==> flow/design.v <==
`timescale 1ns/1ps
module axi_fifo #(
    parameter WIDTH     = 32,
    parameter DEPTH     = 16,
    parameter PTR_WIDTH = 4    
)(
    input  logic             clk,
    input  logic             resetn, 
    input  logic             push,
    input  logic [WIDTH-1:0] fifo_wdata,
    input  logic             pop,
    output wire  [WIDTH-1:0] fifo_rdata,
    output wire              fifo_full,
    output wire              fifo_empty
);
logic [WIDTH-1:0]   mem [DEPTH-1:0];
logic [PTR_WIDTH:0] wptr;
logic [PTR_WIDTH:0] rptr;
wire [PTR_WIDTH:0] fill_level;
wire               wrap;
always @(posedge clk) begin
    if (push && (!fifo_full)) begin
        mem[wptr[PTR_WIDTH-1:0]] <= fifo_wdata;
    end
end
always @(posedge clk or negedge resetn) begin
    if (!resetn) begin
        wptr <= {PTR_WIDTH+1{1'b0}};
    end else if (push && (!fifo_full)) begin
        wptr <= wptr + {{(PTR_WIDTH){1'b0}}, 1'b1};
    end
end
always @(posedge clk or negedge resetn) begin
    if (!resetn) begin
        rptr <= {PTR_WIDTH+1{1'b0}};
    end else if (pop && (!fifo_empty)) begin
        rptr <= rptr + {{(PTR_WIDTH){1'b0}}, 1'b1};
    end
end
assign wrap = wptr[PTR_WIDTH] ^ rptr[PTR_WIDTH];
assign fill_level = {wrap, wptr[PTR_WIDTH-1:0]} - {1'b0, rptr[PTR_WIDTH-1:0]};
assign fifo_full = (fill_level == DEPTH);
assign fifo_empty = (fill_level == {PTR_WIDTH+1{1'b0}});
assign fifo_rdata = mem[rptr[PTR_WIDTH-1:0]];
endmodule
`timescale 1ns/1ps
module axi4_dut 
   (
    input wire ACLK,
    input wire ARESETn,
    input wire [4-1:0] MEM_AWID,
    input wire [32-1:0] MEM_AWADDR,
    input wire [8-1:0] MEM_AWLEN,
    input wire [3-1:0] MEM_AWSIZE,
    input wire [2-1:0] MEM_AWBURST,
    input wire [1-1:0] MEM_AWLOCK,
    input wire [4-1:0] MEM_AWCACHE,
    input wire [3-1:0] MEM_AWPROT,
    input wire [4-1:0] MEM_AWQOS,
    input wire MEM_AWVALID,
    output wire MEM_AWREADY,
    input wire [32-1:0] MEM_WDATA,
    input wire [(32/8)-1:0] MEM_WSTRB,
    input wire MEM_WLAST,
    input wire MEM_WVALID,
    output wire MEM_WREADY,
    output wire [4-1:0] MEM_BID,
    output wire [2-1:0] MEM_BRESP,
    output wire MEM_BVALID,
    input wire MEM_BREADY,
    input wire [4-1:0] MEM_ARID,
    input wire [32-1:0] MEM_ARADDR,
    input wire [8-1:0] MEM_ARLEN,
    input wire [3-1:0] MEM_ARSIZE,
    input wire [2-1:0] MEM_ARBURST,
    input wire [1-1:0] MEM_ARLOCK,
    input wire [4-1:0] MEM_ARCACHE,
    input wire [3-1:0] MEM_ARPROT,
    input wire [4-1:0] MEM_ARQOS,
    input wire MEM_ARVALID,
    output wire MEM_ARREADY,
    output wire [4-1:0] MEM_RID,
    output wire [32-1:0] MEM_RDATA,
    output wire [2-1:0] MEM_RRESP,
    output wire MEM_RLAST,
    output wire MEM_RVALID,
    input wire MEM_RREADY
);
reg [32-1:0] reg_bank [0:32-1];
wire	aw_push;
wire	aw_pop;
wire	w_push;
wire	w_pop;
wire	ar_push;
wire	ar_pop;
wire	r_push;
wire	r_pop;
wire	b_push;
wire	b_pop;
wire	aw_fifo_full;
wire	aw_fifo_empty;
wire	w_fifo_full;
wire	w_fifo_empty;
wire	ar_fifo_full;
wire	ar_fifo_empty;
wire	r_fifo_full;
wire	r_fifo_empty;
wire	b_fifo_full;
wire	b_fifo_empty;
wire [(32 + 8 + 3 + 2 + 4 + 3 + 1 + 4 +  4 + 7  )-1:0] aw_fifo_wdata;
wire [(32 + 8 + 3 + 2 + 4 + 3 + 1 + 4 +  4 + 7  )-1:0] aw_fifo_rdata;
wire [( 32 + 8 + 3 + 2 + 4 + 3 +1 +4 +4 + 7 )-1:0] ar_fifo_wdata;
wire [( 32 + 8 + 3 + 2 + 4 + 3 +1 +4 +4 + 7 )-1:0] ar_fifo_rdata;
wire [(1 + (32/8) + 32 )-1:0]  w_fifo_wdata;
wire [(1 + (32/8) + 32 )-1:0]  w_fifo_rdata;
wire [( 32 + 2 + 4 + 2 )-1:0]  r_fifo_rdata;
wire [(2 + 4 )-1:0]  b_fifo_wdata;
wire [(2 + 4 )-1:0]  b_fifo_rdata;
reg [( 32 + 2 + 4 + 2 )-1:0] r_fifo_wdata;
reg [2-1:0] bresp_int;  
axi_fifo #(
    .WIDTH((32 + 8 + 3 + 2 + 4 + 3 + 1 + 4 +  4 + 7  )),
    .DEPTH(16),
    .PTR_WIDTH(4)
) aw_fifo (
    .clk(ACLK),
    .resetn(ARESETn),
    .push(aw_push),
    .fifo_wdata(aw_fifo_wdata),
    .pop(aw_pop),
    .fifo_rdata(aw_fifo_rdata),
    .fifo_full(aw_fifo_full),
    .fifo_empty(aw_fifo_empty)
);
assign aw_push = MEM_AWVALID && MEM_AWREADY && !aw_fifo_full;
assign MEM_AWREADY = !aw_fifo_full;
assign aw_pop = !aw_fifo_empty && !w_fifo_empty && !b_fifo_full;
assign aw_fifo_wdata = {MEM_AWID, MEM_AWADDR, MEM_AWLEN, {{1'b0}, MEM_AWSIZE}, {{2'b00}, MEM_AWBURST}, MEM_AWCACHE, {{1'b0}, MEM_AWPROT}, {{3'b000}, MEM_AWLOCK}, MEM_AWQOS};  
axi_fifo #(
    .WIDTH((1 + (32/8) + 32 )),
    .DEPTH(16),
    .PTR_WIDTH(4)
) w_fifo (
    .clk(ACLK),
    .resetn(ARESETn),
    .push(w_push),
    .fifo_wdata(w_fifo_wdata),
    .pop(w_pop),
    .fifo_rdata(w_fifo_rdata),
    .fifo_full(w_fifo_full),
    .fifo_empty(w_fifo_empty)
);
assign w_push = MEM_WVALID && MEM_WREADY && !w_fifo_full;
assign MEM_WREADY = !w_fifo_full;
assign w_pop = !w_fifo_empty && aw_pop;
assign w_fifo_wdata = {MEM_WLAST, MEM_WSTRB, MEM_WDATA};
axi_fifo #(
    .WIDTH((2 + 4 )),
    .DEPTH(16),
    .PTR_WIDTH(4)
) b_fifo (
    .clk(ACLK),
    .resetn(ARESETn),
    .push(b_push),
    .fifo_wdata(b_fifo_wdata),
    .pop(b_pop),
    .fifo_rdata(b_fifo_rdata),
    .fifo_full(b_fifo_full),
    .fifo_empty(b_fifo_empty)
);
assign b_push = w_pop && !b_fifo_full && aw_pop;
assign b_pop = MEM_BREADY && MEM_BVALID;
assign MEM_BVALID = !b_fifo_empty;
assign MEM_BID = b_fifo_rdata[(2 + 4 )-1:(2 + 4 )-4];
assign MEM_BRESP = b_fifo_rdata[(2 + 4 )-4-1:0];
assign b_fifo_wdata = {aw_fifo_rdata[(32 + 8 + 3 + 2 + 4 + 3 + 1 + 4 +  4 + 7  )-1:(32 + 8 + 3 + 2 + 4 + 3 + 1 + 4 +  4 + 7  )-4], bresp_int};
axi_fifo #(
    .WIDTH(( 32 + 8 + 3 + 2 + 4 + 3 +1 +4 +4 + 7 )),
    .DEPTH(16),
    .PTR_WIDTH(4)
) ar_fifo (
    .clk(ACLK),
    .resetn(ARESETn),
    .push(ar_push),
    .fifo_wdata(ar_fifo_wdata),
    .pop(ar_pop),
    .fifo_rdata(ar_fifo_rdata),
    .fifo_full(ar_fifo_full),
    .fifo_empty(ar_fifo_empty)
);
assign ar_push = MEM_ARVALID && MEM_ARREADY && !ar_fifo_full;  
assign MEM_ARREADY = !ar_fifo_full;
assign ar_pop = !ar_fifo_empty && !r_fifo_full;
assign ar_fifo_wdata = {MEM_ARID, MEM_ARADDR, MEM_ARLEN, {{1'b0}, MEM_ARSIZE}, {{2'b00}, MEM_ARBURST}, MEM_ARCACHE, {{1'b0}, MEM_ARPROT}, {{3'b000}, MEM_ARLOCK}, MEM_ARQOS};
axi_fifo #(
    .WIDTH(( 32 + 2 + 4 + 2 )),
    .DEPTH(16),
    .PTR_WIDTH(4)
) r_fifo (
    .clk(ACLK),
    .resetn(ARESETn),
    .push(r_push),
    .fifo_wdata(r_fifo_wdata),
    .pop(r_pop),
    .fifo_rdata(r_fifo_rdata),
    .fifo_full(r_fifo_full),
    .fifo_empty(r_fifo_empty)
);
assign r_push = ar_pop && !r_fifo_full;
assign r_pop = MEM_RREADY && MEM_RVALID;
assign MEM_RVALID = !r_fifo_empty;
assign MEM_RID = r_fifo_rdata[( 32 + 2 + 4 + 2 )-1:2+2+32];
assign MEM_RDATA = r_fifo_rdata[32-1:0];
assign MEM_RRESP = r_fifo_rdata[2+2+32-1:32];
assign MEM_RLAST = 1'b1;
always @(posedge ACLK or negedge ARESETn) begin
    if (!ARESETn) begin
        integer i;
        for (i = 0; i < 32; i = i + 1) begin
            reg_bank[i] <= {32{1'b0}};
        end
    end else begin
        if (aw_pop && w_pop) begin
            if (aw_fifo_rdata[(32 + 8 + 3 + 2 + 4 + 3 + 1 + 4 +  4 + 7  )-5:32] >= 32'h00000000 && aw_fifo_rdata[(32 + 8 + 3 + 2 + 4 + 3 + 1 + 4 +  4 + 7  )-5:32] <= 32'h0000001F) begin
                reg_bank[aw_fifo_rdata[(32 + 8 + 3 + 2 + 4 + 3 + 1 + 4 +  4 + 7  )-5:32]] <= w_fifo_rdata[32-1:0];
            end
        end
    end
end
always @(*) begin
    bresp_int = 2'b00;
    if (aw_pop && w_pop) begin
        if (aw_fifo_rdata[(32 + 8 + 3 + 2 + 4 + 3 + 1 + 4 +  4 + 7  )-5:32] >= 32'h00000000 && aw_fifo_rdata[(32 + 8 + 3 + 2 + 4 + 3 + 1 + 4 +  4 + 7  )-5:32] <= 32'h0000001F) begin
            bresp_int = 2'b00;  
        end else begin
            bresp_int = 2'b11;  
        end
    end
end
always @(*) begin
    r_fifo_wdata = {( 32 + 2 + 4 + 2 ){1'b0}};
    if (!ARESETn) begin
        r_fifo_wdata = {( 32 + 2 + 4 + 2 ){1'b0}};
    end else begin
        if (ar_pop) begin
            if (ar_fifo_rdata[( 32 + 8 + 3 + 2 + 4 + 3 +1 +4 +4 + 7 )-5:32] >= 32'h00000000 && ar_fifo_rdata[( 32 + 8 + 3 + 2 + 4 + 3 +1 +4 +4 + 7 )-5:32] <= 32'h0000001F) begin
                r_fifo_wdata = {ar_fifo_rdata[( 32 + 8 + 3 + 2 + 4 + 3 +1 +4 +4 + 7 )-1:( 32 + 8 + 3 + 2 + 4 + 3 +1 +4 +4 + 7 )-4], {{2'b00}, 2'b00}, reg_bank[ar_fifo_rdata[( 32 + 8 + 3 + 2 + 4 + 3 +1 +4 +4 + 7 )-5:32]]};
            end else begin
                r_fifo_wdata = {ar_fifo_rdata[( 32 + 8 + 3 + 2 + 4 + 3 +1 +4 +4 + 7 )-1:( 32 + 8 + 3 + 2 + 4 + 3 +1 +4 +4 + 7 )-4], {{2'b00}, 2'b11}, {32{1'b0}}};  
            end
        end
    end
end
endmodule
Step by step through the tools: axi4_dut

What the tools print for axi4_dut, step after step.
Line numbers count from 1 in the design file above.
Operators carry their Yosys type and port widths (W data, S select, Z words).
Library cell names are shortened.
A cell with n/a has no value.

Design top: axi4_dut
Clock port: ACLK
Cell library: sky130hd
Corner: tt_025C_1v80

Word-level counts

Counts by Yosys on the flattened word-level netlist (proc, flatten, opt, wreduce). Print and check cells are left out. Cells with the same type and inputs are merged into one.
Memory sizes are those after Yosys's memory passes, which may raise the word count (mostly to a power of two), join words into wider ones and drop unused or constant bits.

Add/sub/neg operators: 15
Magnitude comparators: 4
Equality and inequality tests: 67
Muxes and demuxes: 21
Bitwise operators: 5
Reductions and logical operators: 77

Operator list:

| kind                  | number |
| $pmux W32 S32         | 1 |
| $eq A5 B5 Y1 const B  | 37 |
| $mux W68              | 2 |
| $mux W40              | 3 |
| $reduce_and A3 Y1     | 32 |
| $eq A5 B4 Y1 const B  | 16 |
| $ge A32 B1 Y1 const B | 2 |
| $le A32 B5 Y1 const B | 2 |
| $add A5 B1 Y5 const B | 10 |
| $eq A5 B3 Y1 const B  | 8 |
| $mux W37              | 1 |
| $logic_not A5 Y1      | 7 |
| $mux W34              | 1 |
| $logic_and A1 B1 Y1   | 28 |
| $sub A5 B4 Y5         | 5 |
| $eq A5 B2 Y1 const B  | 4 |
| $mux W4               | 5 |
| $logic_not A1 Y1      | 10 |
| $eq A5 B1 Y1 const B  | 2 |
| $mux W6               | 1 |
| $xor A1 B1 Y1         | 5 |
| $mux W1               | 5 |
| $mux W2               | 2 |

Flip-flop bits (word level): 1074
Memory bits (writable): 3504
Memory cells: 5
Elaborated cells: 236

Memory list:

| name        | depth | bits a word | rd ports | write ports | RTL line | text |
| ar_fifo.mem | 16    | 68          | 1        | 1           | 16       | `logic [WIDTH-1:0]   mem [DEPTH-1:0];` |
| aw_fifo.mem | 16    | 68          | 1        | 1           | 16       |  |
| r_fifo.mem  | 16    | 40          | 1        | 1           | 16       |  |
| w_fifo.mem  | 16    | 37          | 1        | 1           | 16       |  |
| b_fifo.mem  | 16    | 6           | 1        | 1           | 16       |  |

Depth

Yosys ltp: most cells in a row. Word level: on the elaborated netlist, between registers, memories and ports. Mapped: between sequential cells and ports; inverters and the memories' decode and read muxes count.

Depth in word-level cells: 11
ABC_AREA: 0
Depth in mapped cells: 15
Mapped depth without buffers: 10

Synthesis result

Yosys stat after the flow's synthesis: flattened, memories mapped to cells. It holds for the ABC_AREA given above (unset counts as 0); a run with the other value may have another netlist.

Cells by type:

| cell type | number | area in all (um2) |
| edfxtp_1  | 2336   | 7.01E+04 |
| dfrtp_1   | 1074   | 2.69E+04 |
| mux4_2    | 451    | 1.02E+04 |
| mux2_2    | 704    | 7.93E+03 |
| mux2_1    | 349    | 3.93E+03 |
| nor4_1    | 177    | 1.11E+03 |
| a22oi_1   | 141    | 1.06E+03 |
| clkbuf_1  | 280    | 1.05E+03 |
| mux2i_1   | 97     | 970.931 |
| buf_2     | 133    | 665.638 |
| ha_1      | 45     | 563.04 |
| nand4_1   | 86     | 538.016 |
| nand3_1   | 107    | 535.514 |
| nand2_1   | 128    | 480.461 |
| nor2_1    | 113    | 424.157 |
| nor3_1    | 84     | 420.403 |
| a2111oi_0 | 47     | 411.645 |
| and3_1    | 64     | 400.384 |

Other cell types: 74; their cells: 798.

Standard cells after synthesis: 7214
Cell area after synthesis: 133608.1 um2
Sequential area: 97023.1 um2
Flip-flops: 3410

By module: a second synthesis without flattening, with its own total; a netlist apart from the flattened one above.

Cell total of the unflattened synthesis: 9222
Area total of the unflattened synthesis: 182471.3 um2

Each row is one instance without its submodules.

Modules:

| module   | instances | cells | area (um2) | seq. area (um2) |
| axi_fifo | 2         | 1594  | 41609.9    | 32921.6 |
| axi4_dut | 1         | 3681  | 46652.2    | 25624.6 |
| axi_fifo | 1         | 1192  | 25072.8    | 19468.7 |
| axi_fifo | 1         | 908   | 23034.6    | 18027.3 |
| axi_fifo | 1         | 253   | 4491.8     | 3133.0 |

Path before layout

Path of least setup slack by OpenSTA after synthesis, without wires, with an ideal clock, recovery checks aside; 20% of the period is set as input and as output delay. Where synthesis merged equal registers, the netlist keeps one of their names.

Kind: register to register
Start point: register ar_fifo.rptr[2]
End point: memory r_fifo.mem[3][0]
Clock period: 10000 ps
Launch time at the first pin: 0 ps
Arrival: 5791 ps
Data required time: 9523 ps
Slack: 3732 ps
Path delay: 6268 ps
Stages on the path: 15
Buffers on the path: 5
Period reached after synthesis: 6268 ps

"path delay" is the arrival time less input delay plus setup time.
"stages on the path" counts driving pins, that of a launching flip-flop among them; a cell with two outputs on the path counts twice.
"period reached after synthesis" is the clock period less the worst setup slack; recovery checks do not enter. This is arithmetic on one report: input and output delays are still those of the set period (20% each).
The rows between start and end are the longest chain of elaborated cells between them; the timing report does not say that the signal goes this way. Where chains are equally long, one stands for them.
A line is the first line of the expression or statement that the cell stems from. Yosys adds cells for indexed reads and writes and turns some case tables into memories.
Only ways into the end's enable, where the timed path ends, are counted here.

Cells stage by stage: dfrtp_1 buf_2 clkbuf_1 clkbuf_1 buf_1 clkinv_1 ha_1 o21ai_0 a21bo_2 a22oi_1 nor2_1 a22oi_1 clkbuf_1 nand2_1 nor3_1
Length of the longest elaborated chain: 7

RTL lines, path after synthesis:

| what                | RTL line | text |
| start: declaration  | 18       | `logic [PTR_WIDTH:0] rptr;` |
| start: assignment   | 35       | `rptr <= {PTR_WIDTH+1{1'b0}};` |
| start: assignment   | 37       | `rptr <= rptr + {{(PTR_WIDTH){1'b0}}, 1'b1};` |
| $sub A5 B4 Y5       | 41       | `assign fill_level = {wrap, wptr[PTR_WIDTH-1:0]} - {1'b0, rptr[PTR_WIDTH-1:0]};` |
| $logic_not A5 Y1    | 43       | `assign fifo_empty = (fill_level == {PTR_WIDTH+1{1'b0}});` |
| $logic_not A1 Y1    | 193      | `assign ar_pop = !ar_fifo_empty && !r_fifo_full;` |
| $logic_and A1 B1 Y1 | 193      |  |
| $logic_and A1 B1 Y1 | 209      | `assign r_push = ar_pop && !r_fifo_full;` |
| $logic_and A1 B1 Y1 | 22       | `if (push && (!fifo_full)) begin` |
| $mux W4             | 22       |  |
| end: declaration    | 16       | `logic [WIDTH-1:0]   mem [DEPTH-1:0];` |

Timing after layout

From the final timing report of run 2: the path of least setup slack in the routed layout; clock arrival at registers is part of the times.
The path's times are printed in steps of 10 ps; the period is the one set.

Kind: register to register
Start point: register ar_fifo.rptr[0]
End point: memory r_fifo.mem[9][20]
Clock period: 5860 ps
Launch time at the first pin: 970 ps
Arrival: 5180 ps
Data required time: 6570 ps
Slack: 1390 ps
Stages on the path: 14
Buffers on the path: 5

The rows between start and end are the longest chain of elaborated cells between them; the timing report does not say that the signal goes this way. Where chains are equally long, one stands for them.
A memory read counts as a cell of the chain, while the word-level depth stops at memories.
Ways into the end's enable are left out, as the timed path ends at the data pin.

Cells stage by stage: dfrtp_4 buf_4 buf_16 mux2i_1 a22o_2 o21a_1 buf_6 o211ai_1 buf_4 a21oi_1 a2111oi_1 buf_4 nand4_1 o221a_4
Length of the longest elaborated chain: 7

RTL lines, path post-layout:

| what                | RTL line | text |
| start: declaration  | 18       | `logic [PTR_WIDTH:0] rptr;` |
| start: assignment   | 35       | `rptr <= {PTR_WIDTH+1{1'b0}};` |
| start: assignment   | 37       | `rptr <= rptr + {{(PTR_WIDTH){1'b0}}, 1'b1};` |
| $mem_v2 Z16 W68     | 16       | `logic [WIDTH-1:0]   mem [DEPTH-1:0];` |
| $ge A32 B1 Y1       | 246      | `if (ar_fifo_rdata[( 32 + 8 + 3 + 2 + 4 + 3 +1 +4 +4 + 7 )-5:32] >= 32'h00000000 && ar_fifo_rdata[( 32 + 8 + 3 ...` |
| $logic_and A1 B1 Y1 | 246      |  |
| $mux W34            | 246      |  |
| $mux W40            | 245      | `if (ar_pop) begin` |
| $mux W40            | 242      | `if (!ARESETn) begin` |
| $mux W40            | 22       | `if (push && (!fifo_full)) begin` |
| end: declaration    | 16       |  |

Ticket comment

Settings and measured results of 4 stored flow runs for module axi4_dut (sky130hd), not sorted in any way. The constraints put input and output delay at 20% of the set period each and load the outputs with 0.01 pF.
"achieved clock period" = clock period - worst setup slack. The figure is calculated, with input and output delays left at 20% of the set period.
"allowed time less slack (worst setup path)" means the part of the period allowed to the worst setup path (the constraints hold back 20% at inputs and 20% at outputs) less its slack; where the path has registers, the arrival times of their clocks count too.
"power consumption": no workload was simulated; the value follows from the tool's default switching activity.
"allowed time less slack (worst setup path)" is known to 10 ps.
Among the settings, n/a means not set for that run.
A result given as n/a is not shown for that run.

| item                                            | run 1 | run 2                | run 3                | run 4                |
| CAP_MARGIN                                      | 0     | 20                   | 20                   | 20                   |
| CELL_PAD_IN_SITES_DETAIL_PLACEMENT              | 2     | 0                    | n/a                  | 2                    |
| CORE_MARGIN                                     | 5     | 9                    | 2                    | 3                    |
| CORE_UTILIZATION                                | 57    | 40                   | 40                   | 22                   |
| CTS_CLUSTER_SIZE                                | 32    | 82                   | n/a                  | 84                   |
| GPL_ROUTABILITY_DRIVEN                          | 0     | 1                    | n/a                  | 0                    |
| MAX_ROUTING_LAYER                               | met5  | met4                 | met4                 | met5                 |
| PLACE_DENSITY_LB_ADDON                          | 0.13  | 0.16                 | 0.16                 | 0.21                 |
| SETUP_SLACK_MARGIN                              | -0.22 | 1.39                 | 1.39                 | 0.92                 |
| TNS_END_PERCENT                                 | 55    | n/a                  | n/a                  | 15                   |
| period_ns                                       | 4.51  | 5.86                 | 10.0                 | 6.04                 |
| SLEW_MARGIN                                     | 20    | 20                   | 20                   | 35                   |
| CELL_PAD_IN_SITES_GLOBAL_PLACEMENT              | n/a   | 2                    | n/a                  | n/a                  |
| HOLD_SLACK_MARGIN                               | n/a   | 0.03                 | n/a                  | -0.07                |
| MIN_ROUTING_LAYER                               | n/a   | met2                 | n/a                  | met2                 |
| ABC_AREA                                        | n/a   | n/a                  | n/a                  | 0                    |
| CORE_ASPECT_RATIO                               | n/a   | n/a                  | n/a                  | 1.28                 |
| GPL_TIMING_DRIVEN                               | n/a   | n/a                  | n/a                  | 0                    |
| chip area in the Yosys report (um2)             | n/a   | 133608.1             | 133608.1             | 133608.1             |
| area of the die (um2)                           | n/a   | 355150.0             | 338660.0             | 616769.0             |
| std-cell area (final layout) (um2)              | n/a   | 157370.0             | 153347.0             | 165595.0             |
| utilization after layout (%)                    | n/a   | 47.5                 | 46.1                 | 27.4                 |
| setup slack of the critical path (ps)           | n/a   | 1394                 | 3400                 | 683                  |
| setup total negative slack (ps)                 | n/a   | 0                    | 0                    | 0                    |
| power consumption (mW)                          | n/a   | 85.741               | 46.554               | 90.094               |
| achieved clock period (ps)                      | n/a   | 4466                 | 6600                 | 5357                 |
| allowed time less slack (worst setup path) (ps) | n/a   | 4470                 | 6600                 | 5360                 |
| worst setup path type                           | n/a   | register to register | register to register | register to register |

Run 1: unfinished; error DPL-0033 in placement
